==> flow/design.v <==
`timescale 1ns / 1ps
module digits(
    input clk,
    input reset,
	input [2:0] state,
    input [5:0] seconds, minutes,
    input [4:0] hours,
    output reg [3:0] ones,
    output reg [3:0] tens,
    output reg [3:0] hundreds,
    output reg [3:0] thousands
    );
    always @(posedge clk or posedge reset)
    begin
        if (reset) begin
            ones <= 0;
            tens <= 0;
            hundreds <= 0;
            thousands <= 0;
        end 
        else begin
			if(state==0 || state==1 || state==4) begin
				ones <= minutes % 10;
				tens <= minutes / 10;
				hundreds <= hours % 10;
				thousands <= hours / 10;
			end
			else if(state==2 || state==3) begin
				ones <= seconds % 10;
				tens <= seconds / 10;
				hundreds <= minutes % 10;
				thousands <= minutes / 10;
			end
        end
    end
endmodule
`timescale 1ns / 1ps
module seven_seg(
    input clk_100MHz,
    input por,
    input reset,
    input [2:0] state,
    input start_stop,
    input inc,
    input tm_state,
	input sw_state,
	input alarm_state,
	input [31:0] scount,
    input [1:0] edit_place,
    input [3:0] ones,
    input [3:0] tens,
    input [3:0] hundreds,
    input [3:0] thousands,
    output reg [0:6] seg,       
    output reg [3:0] digit     
    );
    parameter ZERO  = 7'b000_0001;  
    parameter ONE   = 7'b100_1111;  
    parameter TWO   = 7'b001_0010;  
    parameter THREE = 7'b000_0110;  
    parameter FOUR  = 7'b100_1100;  
    parameter FIVE  = 7'b010_0100; 
    parameter SIX   = 7'b010_0000;  
    parameter SEVEN = 7'b000_1111;
    parameter EIGHT = 7'b000_0000;  
    parameter NINE  = 7'b000_0100;  
    reg [1:0] digit_select;      
    reg [16:0] digit_timer;      
     reg sclk;
     integer count;
     always @(posedge clk_100MHz) begin
          if(por) begin
              count<=0;
              sclk<=0;
          end
          else if(count==24) begin 
              count<=0;
              sclk<=~sclk;
          end 
          else count<=count+1;
     end
    always @(posedge clk_100MHz or posedge reset) begin
        if(reset) begin
            digit_select <= 0;
            digit_timer <= 0; 
        end
        else if(por) begin
            digit_select <= 0;
            digit_timer <= 0;
        end
        else                                         
            if(digit_timer == 3 ) begin 
                digit_timer <= 0;                    
                digit_select <=  digit_select + 1;
            end
            else
                digit_timer <=  digit_timer + 1;
    end
    always @(digit_select) begin
        case(digit_select) 
            2'b00 : digit = 4'b1110;  
            2'b01 : digit = 4'b1101;  
            2'b10 : digit = 4'b1011;  
            2'b11 : digit = 4'b0111;  
        endcase
    end
    always @* begin
        seg = 7'b111_1111;
        case(digit_select)
            2'b00 : begin 
						if(state==0 && alarm_state==1 && start_stop && scount>1) begin  
                            if(sclk==1'b0) begin
                                seg=7'b111_1111;
                            end
                            else begin
                                case(ones)
                                    4'b0000 : seg = ZERO;
                                    4'b0001 : seg = ONE;
                                    4'b0010 : seg = TWO;
                                    4'b0011 : seg = THREE;
                                    4'b0100 : seg = FOUR;
                                    4'b0101 : seg = FIVE;
                                    4'b0110 : seg = SIX;
                                    4'b0111 : seg = SEVEN;
                                    4'b1000 : seg = EIGHT;
                                    4'b1001 : seg = NINE;
                                endcase
                            end
                        end
						else if(state==0 && inc && scount>14) begin  
                            if(sclk==1'b0) begin
                                seg=7'b111_1111;
                            end
                            else begin
                                case(ones)
                                    4'b0000 : seg = ZERO;
                                    4'b0001 : seg = ONE;
                                    4'b0010 : seg = TWO;
                                    4'b0011 : seg = THREE;
                                    4'b0100 : seg = FOUR;
                                    4'b0101 : seg = FIVE;
                                    4'b0110 : seg = SIX;
                                    4'b0111 : seg = SEVEN;
                                    4'b1000 : seg = EIGHT;
                                    4'b1001 : seg = NINE;
                                endcase
                            end
                        end
                        else if(state==1  && edit_place==0) begin
                            if(sclk==1'b0) begin
                                seg=7'b111_1111;
                            end
                            else begin
                                case(ones)
                                    4'b0000 : seg = ZERO;
                                    4'b0001 : seg = ONE;
                                    4'b0010 : seg = TWO;
                                    4'b0011 : seg = THREE;
                                    4'b0100 : seg = FOUR;
                                    4'b0101 : seg = FIVE;
                                    4'b0110 : seg = SIX;
                                    4'b0111 : seg = SEVEN;
                                    4'b1000 : seg = EIGHT;
                                    4'b1001 : seg = NINE;
                                endcase
                            end
                        end
                        else if(state==1  && edit_place==2) begin
                            if(sclk==1'b0) begin
                                seg=7'b111_1111;
                            end
                            else begin
                                case(ones)
                                    4'b0000 : seg = ZERO;
                                    4'b0001 : seg = ONE;
                                    4'b0010 : seg = TWO;
                                    4'b0011 : seg = THREE;
                                    4'b0100 : seg = FOUR;
                                    4'b0101 : seg = FIVE;
                                    4'b0110 : seg = SIX;
                                    4'b0111 : seg = SEVEN;
                                    4'b1000 : seg = EIGHT;
                                    4'b1001 : seg = NINE;
                                endcase
                            end
                        end
                        else if(state==2 && tm_state==0 &&  edit_place==0) begin
                            if(sclk==1'b0) begin
                                seg=7'b111_1111;
                            end
                            else begin
                                case(ones)
                                    4'b0000 : seg = ZERO;
                                    4'b0001 : seg = ONE;
                                    4'b0010 : seg = TWO;
                                    4'b0011 : seg = THREE;
                                    4'b0100 : seg = FOUR;
                                    4'b0101 : seg = FIVE;
                                    4'b0110 : seg = SIX;
                                    4'b0111 : seg = SEVEN;
                                    4'b1000 : seg = EIGHT;
                                    4'b1001 : seg = NINE;
                                endcase
                            end
                        end
						else if(state==3 && sw_state==0) begin
                            if(sclk==1'b0) begin
                                seg=7'b111_1111;
                            end
                            else begin
                                case(ones)
                                    4'b0000 : seg = ZERO;
                                    4'b0001 : seg = ONE;
                                    4'b0010 : seg = TWO;
                                    4'b0011 : seg = THREE;
                                    4'b0100 : seg = FOUR;
                                    4'b0101 : seg = FIVE;
                                    4'b0110 : seg = SIX;
                                    4'b0111 : seg = SEVEN;
                                    4'b1000 : seg = EIGHT;
                                    4'b1001 : seg = NINE;
                                endcase
                            end
                        end
						else if(state==4 && alarm_state==0 &&  edit_place==0) begin
                            if(sclk==1'b0) begin
                                seg=7'b111_1111;
                            end
                            else begin
                                case(ones)
                                    4'b0000 : seg = ZERO;
                                    4'b0001 : seg = ONE;
                                    4'b0010 : seg = TWO;
                                    4'b0011 : seg = THREE;
                                    4'b0100 : seg = FOUR;
                                    4'b0101 : seg = FIVE;
                                    4'b0110 : seg = SIX;
                                    4'b0111 : seg = SEVEN;
                                    4'b1000 : seg = EIGHT;
                                    4'b1001 : seg = NINE;
                                endcase
                            end
                        end
                        else begin
                            case(ones)
                                4'b0000 : seg = ZERO;
                                4'b0001 : seg = ONE;
                                4'b0010 : seg = TWO;
                                4'b0011 : seg = THREE;
                                4'b0100 : seg = FOUR;
                                4'b0101 : seg = FIVE;
                                4'b0110 : seg = SIX;
                                4'b0111 : seg = SEVEN;
                                4'b1000 : seg = EIGHT;
                                4'b1001 : seg = NINE;
                            endcase
                        end
            end               
            2'b01 : begin      
						if(state==0 && alarm_state==1 && start_stop && scount>1) begin
                            if(sclk==1'b0) begin
                                seg=7'b111_1111;
                            end
                            else begin
                                case(tens)
                                    4'b0000 : seg = ZERO;
                                    4'b0001 : seg = ONE;
                                    4'b0010 : seg = TWO;
                                    4'b0011 : seg = THREE;
                                    4'b0100 : seg = FOUR;
                                    4'b0101 : seg = FIVE;
                                    4'b0110 : seg = SIX;
                                    4'b0111 : seg = SEVEN;
                                    4'b1000 : seg = EIGHT;
                                    4'b1001 : seg = NINE;
                                endcase
                            end
                        end
						else if(state==0 && inc && scount>14) begin  
                            if(sclk==1'b0) begin
                                seg=7'b111_1111;
                            end
                            else begin
                                case(tens)
                                    4'b0000 : seg = ZERO;
                                    4'b0001 : seg = ONE;
                                    4'b0010 : seg = TWO;
                                    4'b0011 : seg = THREE;
                                    4'b0100 : seg = FOUR;
                                    4'b0101 : seg = FIVE;
                                    4'b0110 : seg = SIX;
                                    4'b0111 : seg = SEVEN;
                                    4'b1000 : seg = EIGHT;
                                    4'b1001 : seg = NINE;
                                endcase
                            end
                        end
                        else if(state==1 && edit_place==0) begin
                            if(sclk==1'b0) begin
                                seg=7'b111_1111;
                            end
                            else begin
                                case(tens)
                                    4'b0000 : seg = ZERO;
                                    4'b0001 : seg = ONE;
                                    4'b0010 : seg = TWO;
                                    4'b0011 : seg = THREE;
                                    4'b0100 : seg = FOUR;
                                    4'b0101 : seg = FIVE;
                                    4'b0110 : seg = SIX;
                                    4'b0111 : seg = SEVEN;
                                    4'b1000 : seg = EIGHT;
                                    4'b1001 : seg = NINE;
                                endcase
                            end
                        end
                        else if(state==1  && edit_place==2) begin
                            if(sclk==1'b0) begin
                                seg=7'b111_1111;
                            end
                            else begin
                                case(tens)
                                    4'b0000 : seg = ZERO;
                                    4'b0001 : seg = ONE;
                                    4'b0010 : seg = TWO;
                                    4'b0011 : seg = THREE;
                                    4'b0100 : seg = FOUR;
                                    4'b0101 : seg = FIVE;
                                    4'b0110 : seg = SIX;
                                    4'b0111 : seg = SEVEN;
                                    4'b1000 : seg = EIGHT;
                                    4'b1001 : seg = NINE;
                                endcase
                            end
                        end
                        else if(state==2 && tm_state==0 && edit_place==0) begin
                            if(sclk==1'b0) begin
                                seg=7'b111_1111;
                            end
                            else begin
                                case(tens)
                                    4'b0000 : seg = ZERO;
                                    4'b0001 : seg = ONE;
                                    4'b0010 : seg = TWO;
                                    4'b0011 : seg = THREE;
                                    4'b0100 : seg = FOUR;
                                    4'b0101 : seg = FIVE;
                                    4'b0110 : seg = SIX;
                                    4'b0111 : seg = SEVEN;
                                    4'b1000 : seg = EIGHT;
                                    4'b1001 : seg = NINE;
                                endcase
                            end
                        end
						else if(state==3 && sw_state==0) begin
                            if(sclk==1'b0) begin
                                seg=7'b111_1111;
                            end
                            else begin
                                case(tens)
                                    4'b0000 : seg = ZERO;
                                    4'b0001 : seg = ONE;
                                    4'b0010 : seg = TWO;
                                    4'b0011 : seg = THREE;
                                    4'b0100 : seg = FOUR;
                                    4'b0101 : seg = FIVE;
                                    4'b0110 : seg = SIX;
                                    4'b0111 : seg = SEVEN;
                                    4'b1000 : seg = EIGHT;
                                    4'b1001 : seg = NINE;
                                endcase
                            end
                        end
						else if(state==4 && alarm_state==0 &&  edit_place==0) begin
                            if(sclk==1'b0) begin
                                seg=7'b111_1111;
                            end
                            else begin
                                case(tens)
                                    4'b0000 : seg = ZERO;
                                    4'b0001 : seg = ONE;
                                    4'b0010 : seg = TWO;
                                    4'b0011 : seg = THREE;
                                    4'b0100 : seg = FOUR;
                                    4'b0101 : seg = FIVE;
                                    4'b0110 : seg = SIX;
                                    4'b0111 : seg = SEVEN;
                                    4'b1000 : seg = EIGHT;
                                    4'b1001 : seg = NINE;
                                endcase
                            end
                        end
                        else begin
                            case(tens)
                                4'b0000 : seg = ZERO;
                                4'b0001 : seg = ONE;
                                4'b0010 : seg = TWO;
                                4'b0011 : seg = THREE;
                                4'b0100 : seg = FOUR;
                                4'b0101 : seg = FIVE;
                                4'b0110 : seg = SIX;
                                4'b0111 : seg = SEVEN;
                                4'b1000 : seg = EIGHT;
                                4'b1001 : seg = NINE;
                            endcase
                        end
                    end
            2'b10 : begin   
						if(state==0 && alarm_state==1 && start_stop && scount>1) begin  
                            if(sclk==1'b0) begin
                                seg=7'b111_1111;
                            end
                            else begin
                                case(hundreds)
                                    4'b0000 : seg = ZERO;
                                    4'b0001 : seg = ONE;
                                    4'b0010 : seg = TWO;
                                    4'b0011 : seg = THREE;
                                    4'b0100 : seg = FOUR;
                                    4'b0101 : seg = FIVE;
                                    4'b0110 : seg = SIX;
                                    4'b0111 : seg = SEVEN;
                                    4'b1000 : seg = EIGHT;
                                    4'b1001 : seg = NINE;
                                endcase
                            end
                        end
						else if(state==0 && inc && scount>14) begin  
                            if(sclk==1'b0) begin
                                seg=7'b111_1111;
                            end
                            else begin
                                case(hundreds)
                                    4'b0000 : seg = ZERO;
                                    4'b0001 : seg = ONE;
                                    4'b0010 : seg = TWO;
                                    4'b0011 : seg = THREE;
                                    4'b0100 : seg = FOUR;
                                    4'b0101 : seg = FIVE;
                                    4'b0110 : seg = SIX;
                                    4'b0111 : seg = SEVEN;
                                    4'b1000 : seg = EIGHT;
                                    4'b1001 : seg = NINE;
                                endcase
                            end
                        end
                        else if(state==1  && edit_place==1) begin
                            if(sclk==1'b0) begin
                                seg=7'b111_1111;
                            end
                            else begin
                                case(hundreds)
                                    4'b0000 : seg = ZERO;
                                    4'b0001 : seg = ONE;
                                    4'b0010 : seg = TWO;
                                    4'b0011 : seg = THREE;
                                    4'b0100 : seg = FOUR;
                                    4'b0101 : seg = FIVE;
                                    4'b0110 : seg = SIX;
                                    4'b0111 : seg = SEVEN;
                                    4'b1000 : seg = EIGHT;
                                    4'b1001 : seg = NINE;
                                endcase
                            end
                        end
                        else if(state==1  && edit_place==3) begin
                            if(sclk==1'b0) begin
                                seg=7'b111_1111;
                            end
                            else begin
                                case(hundreds)
                                    4'b0000 : seg = ZERO;
                                    4'b0001 : seg = ONE;
                                    4'b0010 : seg = TWO;
                                    4'b0011 : seg = THREE;
                                    4'b0100 : seg = FOUR;
                                    4'b0101 : seg = FIVE;
                                    4'b0110 : seg = SIX;
                                    4'b0111 : seg = SEVEN;
                                    4'b1000 : seg = EIGHT;
                                    4'b1001 : seg = NINE;
                                endcase
                            end
                        end
                        else if(state==2 && tm_state==0 && edit_place==1) begin
                            if(sclk==1'b0) begin
                                seg=7'b111_1111;
                            end
                            else begin
                                case(hundreds)
                                    4'b0000 : seg = ZERO;
                                    4'b0001 : seg = ONE;
                                    4'b0010 : seg = TWO;
                                    4'b0011 : seg = THREE;
                                    4'b0100 : seg = FOUR;
                                    4'b0101 : seg = FIVE;
                                    4'b0110 : seg = SIX;
                                    4'b0111 : seg = SEVEN;
                                    4'b1000 : seg = EIGHT;
                                    4'b1001 : seg = NINE;
                                endcase
                            end
                        end
						else if(state==3 && sw_state==0) begin
                            if(sclk==1'b0) begin
                                seg=7'b111_1111;
                            end
                            else begin
                                case(hundreds)
                                    4'b0000 : seg = ZERO;
                                    4'b0001 : seg = ONE;
                                    4'b0010 : seg = TWO;
                                    4'b0011 : seg = THREE;
                                    4'b0100 : seg = FOUR;
                                    4'b0101 : seg = FIVE;
                                    4'b0110 : seg = SIX;
                                    4'b0111 : seg = SEVEN;
                                    4'b1000 : seg = EIGHT;
                                    4'b1001 : seg = NINE;
                                endcase
                            end
                        end
						else if(state==4 && alarm_state==0 && edit_place==1) begin
                            if(sclk==1'b0) begin
                                seg=7'b111_1111;
                            end
                            else begin
                                case(hundreds)
                                    4'b0000 : seg = ZERO;
                                    4'b0001 : seg = ONE;
                                    4'b0010 : seg = TWO;
                                    4'b0011 : seg = THREE;
                                    4'b0100 : seg = FOUR;
                                    4'b0101 : seg = FIVE;
                                    4'b0110 : seg = SIX;
                                    4'b0111 : seg = SEVEN;
                                    4'b1000 : seg = EIGHT;
                                    4'b1001 : seg = NINE;
                                endcase
                            end
                        end
                        else begin
                            case(hundreds)
                                4'b0000 : seg = ZERO;
                                4'b0001 : seg = ONE;
                                4'b0010 : seg = TWO;
                                4'b0011 : seg = THREE;
                                4'b0100 : seg = FOUR;
                                4'b0101 : seg = FIVE;
                                4'b0110 : seg = SIX;
                                4'b0111 : seg = SEVEN;
                                4'b1000 : seg = EIGHT;
                                4'b1001 : seg = NINE;
                            endcase
                        end
                    end
            2'b11 : begin     
						if(state==0 && alarm_state==1 && start_stop && scount>1) begin  
                            if(sclk==1'b0) begin
                                seg=7'b111_1111;
                            end
                            else begin
                                case(thousands)
                                    4'b0000 : seg = ZERO;
                                    4'b0001 : seg = ONE;
                                    4'b0010 : seg = TWO;
                                    4'b0011 : seg = THREE;
                                    4'b0100 : seg = FOUR;
                                    4'b0101 : seg = FIVE;
                                    4'b0110 : seg = SIX;
                                    4'b0111 : seg = SEVEN;
                                    4'b1000 : seg = EIGHT;
                                    4'b1001 : seg = NINE;
                                endcase
                            end
                        end
						else if(state==0 && inc && scount>14) begin  
                            if(sclk==1'b0) begin
                                seg=7'b111_1111;
                            end
                            else begin
                                case(thousands)
                                    4'b0000 : seg = ZERO;
                                    4'b0001 : seg = ONE;
                                    4'b0010 : seg = TWO;
                                    4'b0011 : seg = THREE;
                                    4'b0100 : seg = FOUR;
                                    4'b0101 : seg = FIVE;
                                    4'b0110 : seg = SIX;
                                    4'b0111 : seg = SEVEN;
                                    4'b1000 : seg = EIGHT;
                                    4'b1001 : seg = NINE;
                                endcase
                            end
                        end
                        else if(state==1  && edit_place==1) begin
                            if(sclk==1'b0) begin
                                seg=7'b111_1111;
                            end
                            else begin
                                case(thousands)
                                    4'b0000 : seg = ZERO;
                                    4'b0001 : seg = ONE;
                                    4'b0010 : seg = TWO;
                                    4'b0011 : seg = THREE;
                                    4'b0100 : seg = FOUR;
                                    4'b0101 : seg = FIVE;
                                    4'b0110 : seg = SIX;
                                    4'b0111 : seg = SEVEN;
                                    4'b1000 : seg = EIGHT;
                                    4'b1001 : seg = NINE;
                                endcase
                            end
                        end
                        else if(state==1  && edit_place==3) begin
                            if(sclk==1'b0) begin
                                seg=7'b111_1111;
                            end
                            else begin
                                case(thousands)
                                    4'b0000 : seg = ZERO;
                                    4'b0001 : seg = ONE;
                                    4'b0010 : seg = TWO;
                                    4'b0011 : seg = THREE;
                                    4'b0100 : seg = FOUR;
                                    4'b0101 : seg = FIVE;
                                    4'b0110 : seg = SIX;
                                    4'b0111 : seg = SEVEN;
                                    4'b1000 : seg = EIGHT;
                                    4'b1001 : seg = NINE;
                                endcase
                            end
                        end
                        else if(state==2 && tm_state==0 && edit_place==1) begin
                            if(sclk==1'b0) begin
                                seg=7'b111_1111;
                            end
                            else begin
                                case(thousands)
                                    4'b0000 : seg = ZERO;
                                    4'b0001 : seg = ONE;
                                    4'b0010 : seg = TWO;
                                    4'b0011 : seg = THREE;
                                    4'b0100 : seg = FOUR;
                                    4'b0101 : seg = FIVE;
                                    4'b0110 : seg = SIX;
                                    4'b0111 : seg = SEVEN;
                                    4'b1000 : seg = EIGHT;
                                    4'b1001 : seg = NINE;
                                endcase
                            end
                        end
						else if(state==3 && sw_state==0) begin
                            if(sclk==1'b0) begin
                                seg=7'b111_1111;
                            end
                            else begin
                                case(thousands)
                                    4'b0000 : seg = ZERO;
                                    4'b0001 : seg = ONE;
                                    4'b0010 : seg = TWO;
                                    4'b0011 : seg = THREE;
                                    4'b0100 : seg = FOUR;
                                    4'b0101 : seg = FIVE;
                                    4'b0110 : seg = SIX;
                                    4'b0111 : seg = SEVEN;
                                    4'b1000 : seg = EIGHT;
                                    4'b1001 : seg = NINE;
                                endcase
                            end
                        end
						else if(state==4 && alarm_state==0 && edit_place==1) begin
                            if(sclk==1'b0) begin
                                seg=7'b111_1111;
                            end
                            else begin
                                case(thousands)
                                    4'b0000 : seg = ZERO;
                                    4'b0001 : seg = ONE;
                                    4'b0010 : seg = TWO;
                                    4'b0011 : seg = THREE;
                                    4'b0100 : seg = FOUR;
                                    4'b0101 : seg = FIVE;
                                    4'b0110 : seg = SIX;
                                    4'b0111 : seg = SEVEN;
                                    4'b1000 : seg = EIGHT;
                                    4'b1001 : seg = NINE;
                                endcase
                            end
                        end
                        else begin
                            case(thousands)
                                4'b0000 : seg = ZERO;
                                4'b0001 : seg = ONE;
                                4'b0010 : seg = TWO;
                                4'b0011 : seg = THREE;
                                4'b0100 : seg = FOUR;
                                4'b0101 : seg = FIVE;
                                4'b0110 : seg = SIX;
                                4'b0111 : seg = SEVEN;
                                4'b1000 : seg = EIGHT;
                                4'b1001 : seg = NINE;
                            endcase
                        end
                    end
        endcase
    end
endmodule
module top(input clk, por, reset, start_stop, mode, edit_shift, inc, output reg buzzer, output [0:6] seg,output [3:0] digit,output reg [4:0] mode_value);
reg [1:0] edit_place;
reg [5:0] seconds,minutes;
reg [4:0] hours;
reg [5:0] seconds_temp,minutes_temp;
reg [4:0] hours_temp;
reg [5:0] al_minutes;
reg [4:0] al_hours;
reg [4:0] day_temp;
reg [3:0] month_temp;
wire [3:0] ones,tens,hundreds,thousands;
parameter clock = 0;
parameter edit =1;
parameter timer =2; 
parameter stop_watch=3;
parameter alarm=4;
parameter tm_stop=0;
parameter tm_start=1;
parameter sw_stop=0;
parameter sw_start=1;
parameter alarm_off=0;
parameter alarm_on=1;
reg tm_state, tm_nstate;
reg sw_state, sw_nstate;
reg alarm_state, alarm_nstate;
reg [2:0] state, nstate;   
reg trigger;
reg sclk;
integer count;
reg[31:0] scount;
reg[31:0] a_count;
digits digits_1(clk,reset,state,seconds,minutes,hours,ones,tens,hundreds,thousands);
seven_seg seven_seg_1(clk,por,reset,state,start_stop,inc,tm_state,sw_state,alarm_state,scount,edit_place,ones,tens,hundreds,thousands,seg,digit);
 always @(posedge clk) begin
     if(por) begin
         count<=0;
         sclk<=0;
     end
     else if(count==49) begin 
         count<=0;
         sclk<=~sclk;
     end 
     else count<=count+1;
 end
 always @(posedge clk) begin
  if(por) begin
	seconds_temp<=0;
	minutes_temp<=0;
	hours_temp<=0;
	buzzer<=0;
	a_count<=0;
  end
  else begin
	if(state==edit) begin
		if(edit_place==0 || edit_place==1) begin
			if (reset==1 && scount==16) begin
				hours_temp<=hours;
				minutes_temp<=minutes;
				seconds_temp<=seconds;
			end
			else if (inc==1 && scount==16) begin
				hours_temp<=hours;
				minutes_temp<=minutes;
			end
		end
	end
	if(sclk==1'b1 && count==0) begin  
		seconds_temp<=seconds_temp + 1; 
		if(seconds_temp==59) begin 
			seconds_temp<=0;  
			minutes_temp<=minutes_temp + 1;
			if(minutes_temp==59) begin 
				minutes_temp<=0; 
				hours_temp<=hours_temp + 1; 
			   if(hours_temp==23) begin  
					hours_temp<=0; 
				end 
			end
		end     
	end
	if(hours_temp==al_hours && minutes_temp==al_minutes && alarm_state==alarm_on) begin
		if(seconds_temp==0)
			buzzer<=1;
		else if(start_stop && buzzer==1) begin
			if(a_count<15)
				a_count<=a_count + 1;
			else if(start_stop && a_count==15) begin
				buzzer<=0;
				a_count<=a_count + 1;
			end
			else
				a_count<=a_count + 1;		
		end
		else
			a_count<=0;
	end
	else begin
		a_count<=0;
		buzzer<=0;
	end
  end
 end
always @(posedge clk) begin
    if(por)
        mode_value<=5'b10000;
    else if(state==clock)
        mode_value<=5'b10000;
    else if(state==edit)
        mode_value<=5'b01000;
    else if(state==timer)
        mode_value<=5'b00100;
    else if(state==stop_watch)
        mode_value<=5'b00010;
	else if(state==alarm)
        mode_value<=5'b00001;
end
always@(posedge clk) begin
  if(por) begin
	day_temp<=1;
	month_temp<=1;
  end
  else begin
	if(state==edit) begin
		if(edit_place==2 || edit_place==3) begin
			if (reset==1 && scount==16) begin
				day_temp<=hours;
				month_temp<=minutes;
			end
			else if (inc==1 && scount==16) begin
				day_temp<=hours;
				month_temp<=minutes;
			end
		end
	end
	if(seconds_temp==59 && minutes_temp==59 && hours_temp==23 && sclk==1 && count==49) begin
		day_temp<=day_temp + 1;
		if(month_temp==2 && day_temp==28) begin
			day_temp<=1;
			month_temp<=month_temp + 1;
		end
		else if(day_temp== (30+(month_temp & 1)^(month_temp>7))) begin 
			day_temp<=1;
			month_temp<=month_temp + 1;
			if(month_temp==12) 
				month_temp<=1;
		end
	end
  end
end
always @(posedge(clk)) begin
  if(por) begin
	edit_place<=0;
	seconds<=0;
	minutes<=0;
	hours<=0;
	al_minutes<=0;
	al_hours<=0;
	tm_state<=tm_stop;
	tm_nstate<=tm_stop;
	sw_state<=sw_stop;
	sw_nstate<=sw_stop;
	alarm_state<=alarm_off;
	alarm_nstate<=alarm_off;
	state<=clock;
	nstate<=clock;
	trigger<=0;
	scount<=0;
  end
  else
	case(state)
	clock: begin
		if(mode) begin
            if(scount<15)  
                scount<=scount+1;
            else begin
                if(mode && scount==15) begin  
					nstate<=edit;
					trigger<=1; 
                    scount<=scount+1;
                end
                else begin
					nstate<=nstate;
                    scount<=scount+1;
                end
            end
        end
		else if(alarm_state==alarm_on && start_stop) begin
			if(scount<15)
					scount<=scount + 1;
				else begin
					hours<=al_hours;
					minutes<=al_minutes;
				end
		end
		else if(inc) begin 
			if(scount<15)
				scount<=scount + 1;
			else begin
				hours<=day_temp;
				minutes<=month_temp;
			end
		end
		else begin
		    scount<=0;
			state<=nstate;
			hours<=hours_temp;
			minutes<=minutes_temp;
			seconds<=seconds_temp;
			alarm_state<=alarm_nstate;
		end
	end
	edit: begin
		if(trigger) begin
			edit_place<=0;
			trigger<=0;
		end
		if(reset) begin 
			if(scount<15)  
				scount<=scount+1;
			else begin
				if(reset && scount==15) begin  
					if(edit_place==0 || edit_place==1) begin
						seconds<=0;
						minutes<=0;
						hours<=0;
					end
					else begin
						hours<=1;
						minutes<=1;
					end
					scount<=scount+1;
				end
				else begin
					scount<=scount+1;
				end
			end
		end
		else if(mode) begin
			if(scount<15)  
				scount<=scount+1;
			else begin
				if(mode && scount==15) begin  
					nstate<=timer;
					scount<=scount+1;
				end
				else begin
					nstate<=nstate;
					scount<=scount+1;
					trigger<=1;
				end
			end
		end
		else if(edit_shift) begin
			if(scount<15)  
				scount<=scount+1;
			else begin
				if(edit_shift && scount==15) begin  
					scount<=scount+1;
					if(edit_place<3)
						edit_place<=edit_place + 1;
					else
						edit_place<=0;
				end
				else begin
					scount<=scount+1;
					edit_place<=edit_place;
				end
			end
		end
		else if(inc) begin
			if(scount<15)  
				scount<=scount+1;
			else begin
				if(inc && scount==15) begin  
					if(edit_place==0) begin  
						if(minutes<59)
							minutes<=minutes+1;
						else
							minutes<=0;
					end
					else if(edit_place==1) begin  
						if(hours<23)
							hours<=hours+1;
						else
							hours<=0;
					end 
					else if(edit_place==2) begin  
						if(minutes<12)
							minutes<=minutes + 1;
						else
							minutes<=1;
					end
					else if(edit_place==3) begin  
						if(minutes==2) begin
							if(hours<28)
								hours<=hours + 1;
							else
								hours<=1;
						end
						else begin
							if(hours < (30+(month_temp & 1)^(month_temp>7)))
								hours<=hours + 1;
							else
								hours<=1;
						end
					end
					scount<=scount+1;
				end
				else begin
					scount<=scount+1;
				end
			end
		end
		else begin
			if(edit_place==0 || edit_place==1) begin
				if(minutes!=minutes_temp || hours!=hours_temp) begin
					minutes<=minutes_temp;
					hours<=hours_temp;
				end
			end
			else begin
				if(minutes!=month_temp || hours!=day_temp) begin
					minutes<=month_temp;
					hours<=day_temp;
				end
			end
			scount<=0;
			if (nstate==timer)
				trigger<=1;
			state<=nstate;
		end
	  end
	timer: begin
		if(trigger) begin
			edit_place<=0;
			minutes<=0;
			seconds<=0;
			trigger<=0;
		end
		case(tm_state)
			tm_stop: begin
				if(reset == 1'b1) begin 
					if(scount<15)  
						scount<=scount+1;
					else begin
						if(reset && scount==15) begin  
							seconds<=0;
							minutes<=0;
							scount<=scount+1;
						end
						else begin
							seconds<=seconds;
							minutes<=minutes;
							scount<=scount+1;
						end
					end
				end
				else if(mode) begin
					if(scount<15)  
						scount<=scount+1;
					else begin
						if(mode && scount==15) begin   
							nstate<=stop_watch;
							trigger<=1;
							scount<=scount+1;
						end
						else begin
							nstate<=nstate;
							scount<=scount+1;
						end
					end
				end
				else if(inc) begin
					if(scount<15)  
						scount<=scount+1;
					else begin
						if(inc && scount==15) begin  
							if(edit_place==1) begin
								if(minutes<60)
									minutes<=minutes+1;
								else
									minutes<=0;
							end 
							else begin
								if(seconds<59)
									seconds<=seconds+1;
								else
									seconds<=0;
							end
							scount<=scount+1;
						end
						else begin
							scount<=scount+1;
							minutes<=minutes;
							seconds<=seconds;
						end
					end
				end
				else if(edit_shift) begin
					if(scount<15)  
						scount<=scount+1;
					else begin
						if(edit_shift && scount==15) begin  
							scount<=scount+1;
							if(edit_place<1)
								edit_place<=edit_place + 1;
							else
								edit_place<=0;
						end
						else begin
							edit_place<=edit_place;
							scount<=scount+1;
						end
					end
				end
				else if(start_stop) begin
					if(scount<15)  
						scount<=scount+1;
					else begin
						if(start_stop && scount==15) begin  
							tm_nstate<=tm_start;
							scount<=scount+1;
						end
						else begin
							tm_nstate<=tm_nstate;
							scount<=scount+1;
						end
					end
				end
				else begin
					scount<=0;
					if (nstate==stop_watch)
						trigger<=1;
					state<=nstate;
					tm_state<=tm_nstate;
				end
			end
			tm_start: begin
				if(start_stop) begin
					if(scount<15)  
						scount<=scount+1;
					else begin
						if(start_stop && scount==15) begin  
							tm_nstate<=tm_stop;
							scount<=scount+1;
						end
						else begin
							tm_nstate<=tm_nstate;
							scount<=scount+1;
						end
					end
				end
				else begin
					scount<=0;
					tm_state<=tm_nstate;
					if(sclk==1'b1 && count==0 && tm_nstate==tm_start) begin  
						if(minutes>0) begin
							if(seconds>0) 
								seconds<=seconds-1;
							else begin
								minutes<=minutes-1;
								seconds<=6'd59;
							end
						end
						else begin
							if(seconds==0) begin
							    tm_nstate<=tm_stop;
								seconds<=seconds;
								minutes<=minutes;
							end
							else
								seconds<=seconds-1;
						end		
					end
				end
			end
			default: begin
				tm_state<=tm_stop;
				seconds<=seconds;
				minutes<=minutes;
			end
		endcase
		end
		stop_watch: begin
			if(trigger) begin
				edit_place<=0;
				minutes<=0;
				seconds<=0;
				trigger<=0;
			end
			case(sw_state)
			sw_stop: begin
				if(reset == 1'b1) begin 
					if(scount<15)  
						scount<=scount+1;
					else begin
						if(reset && scount==15) begin  
							seconds<=0;
							minutes<=0;
							scount<=scount+1;
						end
						else begin
							seconds<=seconds;
							minutes<=minutes;
							scount<=scount+1;
						end
					end
				end
				else if(mode) begin
					if(scount<15)  
						scount<=scount+1;
					else begin
						if(mode && scount==15) begin   
							nstate<=alarm;
							scount<=scount+1;
						end
						else begin
							nstate<=nstate;
							scount<=scount+1;
							trigger<=1;
						end
					end
				end
				else if(start_stop) begin
					if(scount<15)  
						scount<=scount+1;
					else begin
						if(start_stop && scount==15) begin  
							sw_nstate<=sw_start;
							scount<=scount+1;
						end
						else begin
							sw_nstate<=sw_nstate;
							scount<=scount+1;
						end
					end
				end
				else begin
					scount<=0;
					if (nstate==alarm)
						trigger<=1;
					state<=nstate;
					sw_state<=sw_nstate;
				end
			end
			sw_start: begin
				if(start_stop) begin
					if(scount<15)  
						scount<=scount+1;
					else begin
						if(start_stop && scount==15) begin  
							sw_nstate<=sw_stop;
							scount<=scount+1;
						end
						else begin
							sw_nstate<=sw_nstate;
							scount<=scount+1;
						end
					end
				end
				else begin
					scount<=0;
					sw_state<=sw_nstate;
					if(sclk==1'b1 && count==0 && sw_nstate==sw_start) begin  
						if(minutes<59) begin
							if(seconds<59) 
								seconds<=seconds+1;
							else begin
								minutes<=minutes+1;
								seconds<=6'd00;
							end
						end
						else begin
							if(seconds==6'd59) begin
							    sw_nstate<=sw_stop;
								seconds<=seconds;
								minutes<=minutes;
							end
							else
								seconds<=seconds+1;
						end		
					end
				end
			end
			default: begin
				sw_state<=sw_stop;
				seconds<=seconds;
				minutes<=minutes;
			end
			endcase
		end
		alarm: begin
			if(trigger) begin
				edit_place<=0;
				minutes<=al_minutes;
				hours  <=al_hours;
				trigger<=0;
			end
			case(alarm_state)
				alarm_off: begin
					if(mode) begin
						if(scount<15)  
							scount<=scount+1;
						else begin
							if(mode && scount==15) begin   
								nstate<=clock;
								scount<=scount+1;
							end
							else begin
								nstate<=nstate;
								scount<=scount+1;
							end
						end
					end
					else if(start_stop) begin
						if(scount<15)  
							scount<=scount+1;
						else begin
							if(start_stop && scount==15) begin  
								alarm_nstate<=alarm_on;
								scount<=scount+1;
							end
							else begin
								alarm_nstate<=alarm_nstate;
								scount<=scount+1;
							end
						end
					end
					else if(inc) begin
						if(scount<15)  
							scount<=scount+1;
						else begin
							if(inc && scount==15) begin  
								if(edit_place==1) begin
									if(hours<23)
										hours<=hours+1;
									else
										hours<=0;
								end 
								else if(edit_place==0) begin
									if(minutes<59)
										minutes<=minutes+1;
									else
										minutes<=0;
								end
								scount<=scount+1;
							end
							else begin
								scount<=scount+1;
							end
						end
					end
					else if(edit_shift) begin
						if(scount<15)  
							scount<=scount+1;
						else begin
							if(edit_shift && scount==15) begin  
								scount<=scount+1;
								if(edit_place<1)
									edit_place<=edit_place + 1;
								else
									edit_place<=0;
							end
							else begin
								edit_place<=edit_place;
								scount<=scount+1;
							end
						end
					end
					else begin
						scount<=0;
						al_minutes<=minutes;
						al_hours<=hours;
						state<=nstate;
						alarm_state<=alarm_nstate;
					end
				end
				alarm_on: begin
					if(mode) begin
						if(scount<15)  
							scount<=scount+1;
						else begin
							if(mode && scount==15) begin   
								nstate<=clock;
								scount<=scount+1;
							end
							else begin
								nstate<=nstate;
								scount<=scount+1;
							end
						end
					end
					else if(start_stop) begin
						if(scount<15)  
							scount<=scount+1;
						else begin
							if(start_stop && scount==15) begin  
								alarm_nstate<=alarm_off;
								scount<=scount+1;
							end
							else begin
								alarm_nstate<=alarm_nstate;
								scount<=scount+1;
							end
						end
					end
					else begin
						scount<=0;
						state<=nstate;
						alarm_state<=alarm_nstate;
					end
				end
			endcase
		end
		default: begin
			state<=clock;
			seconds<=seconds;
			minutes<=minutes;
			hours<=hours;
		end
	endcase
end
endmodule
# Tool chain data of top
# Tool output for the design above before and after an edit, in the order of the flow.
# "before" refers to lines of the RTL above, "after" to lines of the edited file.
# "delta" is "after" less "before", of the values as shown; "change_rel_pct" is that difference over "before", in percent.
# Operators: Yosys type, input widths -> output width; for muxes data width and select width s.
# Library cell names are shortened.
design:
  design: "top"
  clock_port: "clk"
  lib: "sky130hd"
  corner: "tt_025C_1v80"

# Edit of the RTL
# The edit as a unified diff against the file above.
# A script made this edit. It was not meant as an optimisation and need not keep what the design does.
# begin of diff
@@ -714,5 +714,5 @@
 reg [4:0] hours_temp;
 reg [5:0] al_minutes;
-reg [4:0] al_hours;
+reg [3:0] al_hours;
 reg [4:0] day_temp;
 reg [3:0] month_temp;
# end of diff

# After elaboration
# Counts by Yosys on the flattened word-level netlist (proc, flatten, opt, wreduce; memories kept). Register bits leave out memories and registers merged into their read ports (data or address). Print and check cells are left out.
# Yosys's memory passes give these memory sizes; they may raise the number of words (mostly to a power of two), join words into wider ones and drop unused or constant bits.
classes:
  columns: ["element", "before", "after", "delta", "change_rel_pct"]
  rows:
  - ["addsub", 18, 18, 0, 0.00]
  - ["multipliers", 0, 0, 0, null]
  - ["n_div", 6, 6, 0, 0.00]
  - ["compare", 16, 16, 0, 0.00]
  - ["equal", 120, 120, 0, 0.00]
  - ["shifts", 0, 0, 0, null]
  - ["mux", 389, 389, 0, 0.00]
  - ["logic", 11, 11, 0, 0.00]
  - ["reduce_and_logical", 88, 88, 0, 0.00]
ops:
  columns: ["op", "before", "after", "delta", "change_rel_pct"]
  rows:
  - ["$eq 5x5->1", 1, 0, -1, -100.00]
  - ["$eq 5x4->1", 0, 1, 1, null]
# Operator kinds equal on both sides are left out: 100.
bits:
  columns: ["element", "before", "after", "delta", "change_rel_pct"]
  rows:
  - ["reg_bits", 240, 239, -1, -0.42]
  - ["latch_bits", 0, 0, 0, null]
  - ["ramBits", 0, 0, 0, null]
  - ["romBits", 3584, 3584, 0, 0.00]
  - ["clocked_rd_ports_x_width", 0, 0, 0, null]
  - ["mem_count", 32, 32, 0, 0.00]
  - ["input_bits", 7, 7, 0, 0.00]
mem_list:
  columns: ["element", "before", "after"]
  rows:
  - ["mem_shapes", "16x7 r1 w0; 16x7 r1 w0; 16x7 r1 w0; 16x7 r1 w0; 16x7 r1 w0; 16x7 r1 w0; (+26)", "16x7 r1 w0; 16x7 r1 w0; 16x7 r1 w0; 16x7 r1 w0; 16x7 r1 w0; 16x7 r1 w0; (+26)"]
# A list marked (+n) leaves out that many cells.

# Logic depth
# Depth = most cells in a row (Yosys ltp): at word level without a register or memory, in the mapped netlist without a sequential cell, where the memories' decode and read muxes count.
depth:
  columns: ["element", "before", "after", "delta", "change_rel_pct"]
  rows:
  - ["word_depth", 16, 16, 0, 0.00]
  - ["abc_area", "0", "0", null, null]
  - ["ltp_mapped", 17, 17, 0, 0.00]
  - ["depth_no_buf", 15, 16, 1, 6.67]

# Mapped cells and area
# Yosys stat after the flow's synthesis: flattened, memories mapped to cells. It holds for the ABC_AREA given above (unset counts as 0); a run with the other value may have another netlist.
by_type:
  columns: ["cell_type", "before", "after", "delta", "change_rel_pct"]
  rows:
  - ["nor2_1", 341, 308, -33, -9.68]
  - ["clkbuf_1", 137, 112, -25, -18.25]
  - ["buf_2", 3, 26, 23, 766.67]
  - ["a21oi_1", 172, 194, 22, 12.79]
  - ["nor4_1", 53, 33, -20, -37.74]
  - ["a31oi_1", 28, 40, 12, 42.86]
  - ["xnor2_1", 52, 61, 9, 17.31]
  - ["a21o_1", 15, 6, -9, -60.00]
  - ["o22ai_1", 10, 19, 9, 90.00]
  - ["a221oi_1", 12, 4, -8, -66.67]
  - ["nor4_2", 5, 13, 8, 160.00]
  - ["nand3_1", 104, 111, 7, 6.73]
  - ["inv_1", 80, 73, -7, -8.75]
  - ["a2bb2oi_1", 1, 8, 7, 700.00]
  - ["nor3_2", 0, 7, 7, null]
  - ["nand4_1", 48, 54, 6, 12.50]
  - ["a211oi_1", 34, 28, -6, -17.65]
  - ["or2_2", 19, 13, -6, -31.58]
# Cell types equal on both sides are left out: 20.
# Not every row of either side is listed.
synth_totals:
  columns: ["element", "before", "after", "delta", "change_rel_pct"]
  rows:
  - ["stdcells", 2360, 2358, -2, -0.08]
  - ["area_um2", 17340.4, 17668.2, 327.8, 1.89]
  - ["sequential_area_um2", 4929.7, 4909.7, -20.0, -0.41]
  - ["ff_cells", 238, 237, -1, -0.42]
  - ["n_buf", 163, 162, -1, -0.61]
# The figures by module come from a second, unflattened synthesis with its own total; it is not the netlist above.
hier_totals:
  columns: ["element", "before", "after", "delta", "change_rel_pct"]
  rows:
  - ["hier_cells", 2349, 2398, 49, 2.09]
  - ["area_unflattened_um2", 17954.7, 18206.2, 251.5, 1.40]
# Each row is one instance without its submodules.
by_module_before:
  columns: ["module", "instances", "cells", "mod_area_um2", "mod_seq_area_um2"]
  rows:
  - ["top", 1, 1681, 12490.7, 3443.3]
  - ["seven_seg", 1, 450, 3714.8, 1136.1]
  - ["digits", 1, 218, 1749.2, 350.3]
by_module_after:
  columns: ["module", "instances", "cells", "mod_area_um2", "mod_seq_area_um2"]
  rows:
  - ["top", 1, 1730, 12742.2, 3423.3]
  - ["seven_seg", 1, 450, 3714.8, 1136.1]
  - ["digits", 1, 218, 1749.2, 350.3]

# Worst setup path after synthesis
# Source: OpenSTA report_checks on the synthesized netlist (no wires, ideal clock, input and output delay 20% of the period each), path of least setup slack; recovery checks are left aside. Register names are those of the netlist, which keeps one name where synthesis merged equal registers.
synth_path:
  columns: ["element", "before", "after", "delta", "change_rel_pct"]
  rows:
  - ["path_type", "input -> output", "input -> output", null, null]
  - ["startpoint", "in start_stop", "in start_stop", null, null]
  - ["endpoint", "out seg[0]", "out seg[1]", null, null]
  - ["tclk_ns", 10.0, 10.0, 0.0, 0.00]
  - ["out_delay_ns", 2.000, 2.000, 0.000, 0.00]
  - ["launch_ns", 2.000, 2.000, 0.000, 0.00]
  - ["arrival_ns", 3.861, 3.629, -0.232, -6.01]
  - ["required_ns", 8.000, 8.000, 0.000, 0.00]
  - ["slack_ns", 4.139, 4.371, 0.232, null]
  - ["delay_ns", 1.861, 1.629, -0.232, -12.47]
  - ["path_stages", 10, 8, -2, -20.00]
  - ["path_buffers", 2, 1, -1, -50.00]
  - ["synth_period_reached_ns", 5.861, 5.629, -0.232, -3.96]
# "delay_ns" = arrival - input delay + setup time.
# A path that ends at an output port has no setup time.
# "path_stages" counts driving pins, that of a launching flip-flop among them; a cell with two outputs on the path counts twice.
# "synth_period_reached_ns" = period - worst setup slack (recovery checks aside). The figure is calculated, with input and output delays left at 20% of the set period.
# The rows between start and end are the longest chain of elaborated cells between them; the timing report does not say that the signal goes this way. Where chains are equally long, one stands for them.
# A line is the first line of the expression or statement that the cell stems from. Yosys adds cells for indexed reads and writes and turns some case tables into memories.
synth_via_before:
  cell_sequence: "clkbuf_1 -> and2_1 -> clkbuf_1 -> a21oi_1 -> o21ai_0 -> a31oi_1 -> a21oi_1 -> nand3b_1 -> nor2_1 -> a41oi_1"
  elab_chain_cells: 4
  cells_between: 7
  cone_classes: "mux: 5; reduce/logical: 2"
synth_rtl_before:
  columns: ["element", "line", "source"]
  rows:
  - ["start, declared", 709, "module top(input clk, por, reset, start_stop, mode, edit_shift, inc, output reg buzzer, output [0:6] seg,outpu ..."]
  - ["$logic_and 1x1->1 (2 in a row)", 558, "if(state==0 && alarm_state==1 && start_stop && scount>1) begin"]
  - ["$mux 7", 558, null]
  - ["$pmux 7 s4", 109, "case(digit_select)"]
  - ["end, declared", 709, null]
synth_via_after:
  cell_sequence: "buf_2 -> clkinv_1 -> nor2_1 -> a311oi_2 -> a21oi_1 -> o21ai_0 -> and3_1 -> a2bb2oi_1"
  elab_chain_cells: 4
  cells_between: 7
  cone_classes: "mux: 5; reduce/logical: 2"
synth_rtl_after:
  columns: ["element", "line", "source"]
  rows:
  - ["start, declared", 709, "module top(input clk, por, reset, start_stop, mode, edit_shift, inc, output reg buzzer, output [0:6] seg,outpu ..."]
  - ["$logic_and 1x1->1 (2 in a row)", 558, "if(state==0 && alarm_state==1 && start_stop && scount>1) begin"]
  - ["$mux 7", 558, null]
  - ["$pmux 7 s4", 109, "case(digit_select)"]
  - ["end, declared", 709, null]

# Worst path after layout
# From the final timing report of the runs of pair A: the path of least setup slack in the routed layout; clock arrival at registers is part of the times.
layout_path:
  columns: ["element", "before", "after", "delta", "change_rel_pct"]
  rows:
  - ["path_type", "input -> output", "input -> output", null, null]
  - ["startpoint", "in start_stop", "in start_stop", null, null]
  - ["endpoint", "out seg[5]", "out seg[2]", null, null]
  - ["tclk_ns", 7.58, 7.58, 0.00, 0.00]
  - ["out_delay_ns", 1.52, 1.52, 0.00, 0.00]
  - ["launch_ns", 1.52, 1.52, 0.00, 0.00]
  - ["arrival_ns", 5.21, 4.58, -0.63, -12.09]
  - ["required_ns", 6.06, 6.06, 0.00, 0.00]
  - ["slack_ns", 0.86, 1.49, 0.63, null]
  - ["path_stages", 9, 10, 1, 11.11]
  - ["path_buffers", 3, 3, 0, 0.00]
# The rows between start and end are the longest chain of elaborated cells between them; the timing report does not say that the signal goes this way. Where chains are equally long, one stands for them.
layout_via_before:
  cell_sequence: "clkdlybuf4s50_1 -> buf_4 -> nand2_1 -> nand2b_1 -> a31oi_1 -> a21oi_1 -> o21ai_0 -> a41oi_1 -> clkdlybuf4s50_1"
  elab_chain_cells: 4
  cells_between: 7
  cone_classes: "mux: 5; reduce/logical: 2"
layout_rtl_before:
  columns: ["element", "line", "source"]
  rows:
  - ["start, declared", 709, "module top(input clk, por, reset, start_stop, mode, edit_shift, inc, output reg buzzer, output [0:6] seg,outpu ..."]
  - ["$logic_and 1x1->1 (2 in a row)", 558, "if(state==0 && alarm_state==1 && start_stop && scount>1) begin"]
  - ["$mux 7", 558, null]
  - ["$pmux 7 s4", 109, "case(digit_select)"]
  - ["end, declared", 709, null]
layout_via_after:
  cell_sequence: "clkdlybuf4s50_1 -> clkinv_1 -> nor2_1 -> buf_4 -> a311oi_2 -> a31oi_1 -> nor2_1 -> o21ai_1 -> a2bb2oi_1 -> clkdlybuf4s50_1"
  elab_chain_cells: 4
  cells_between: 7
  cone_classes: "mux: 5; reduce/logical: 2"
layout_rtl_after:
  columns: ["element", "line", "source"]
  rows:
  - ["start, declared", 709, "module top(input clk, por, reset, start_stop, mode, edit_shift, inc, output reg buzzer, output [0:6] seg,outpu ..."]
  - ["$logic_and 1x1->1 (2 in a row)", 558, "if(state==0 && alarm_state==1 && start_stop && scount>1) begin"]
  - ["$mux 7", 558, null]
  - ["$pmux 7 s4", 109, "case(digit_select)"]
  - ["end, declared", 709, null]

# Measured runs
# Both versions went through the flow (Yosys, OpenROAD) with the same settings in each pair. Constraints: input delay and output delay 20% of the set period each, output load 0.01 pF.
settings_pair_A:
  CORE_UTILIZATION: 40
  period_ns: 7.58
  CAP_MARGIN: 20
  CORE_MARGIN: 2
  SLEW_MARGIN: 20
measured_pair_A:
  columns: ["element", "before", "after", "delta", "change_rel_pct"]
  rows:
  - ["synthArea_um2", 17340.4, 17668.2, 327.8, 1.89]
  - ["total_die_area_um2", 45033.1, 45866.6, 833.5, 1.85]
  - ["cell_area_final_um2", 18920.6, 19172.1, 251.5, 1.33]
  - ["layout_utilization_pct", 44.1, 43.6, -0.5, null]
  - ["fin_ws_ns", 0.857, 1.486, 0.629, null]
  - ["tns_setup_ns", 0.000, 0.000, 0.000, null]
  - ["fin_hold_ws_ns", 0.462, 0.462, 0.000, null]
  - ["power_total_w", 0.003124, 0.002914, -0.000210, -6.72]
  - ["achieved_period_ns", 6.723, 6.094, -0.629, -9.36]
settings_pair_B:
  CELL_PAD_IN_SITES_DETAIL_PLACEMENT: 0
  CELL_PAD_IN_SITES_GLOBAL_PLACEMENT: 2
  CORE_UTILIZATION: 23
  GPL_ROUTABILITY_DRIVEN: 1
  PLACE_DENSITY_LB_ADDON: 0.2
  SETUP_SLACK_MARGIN: -1.06
  TNS_END_PERCENT: 50
  period_ns: 11.3
  CAP_MARGIN: 20
  CORE_MARGIN: 2
  SLEW_MARGIN: 20
measured_pair_B:
  columns: ["element", "before", "after", "delta", "change_rel_pct"]
  rows:
  - ["synthArea_um2", 17340.4, 17668.2, 327.8, 1.89]
  - ["total_die_area_um2", 77604.0, 79050.9, 1446.9, 1.86]
  - ["cell_area_final_um2", 19521.2, 19944.1, 422.9, 2.17]
  - ["layout_utilization_pct", 26.2, 26.3, 0.1, null]
  - ["fin_ws_ns", 3.182, 2.982, -0.200, null]
  - ["tns_setup_ns", 0.000, 0.000, 0.000, null]
  - ["fin_hold_ws_ns", 0.463, 0.458, -0.005, null]
  - ["power_total_w", 0.002152, 0.002091, -0.000061, -2.83]
  - ["achieved_period_ns", 8.118, 8.318, 0.200, 2.46]
# By "achieved_period_ns" is meant the clock period of the run minus its worst setup slack. This is arithmetic on one report: input and output delays are still those of the set period (20% each).
# By "power_total_w" is meant OpenSTA's value without simulated activity: inputs other than the clock are taken to toggle once in ten clock periods, and the tool carries that through the logic.
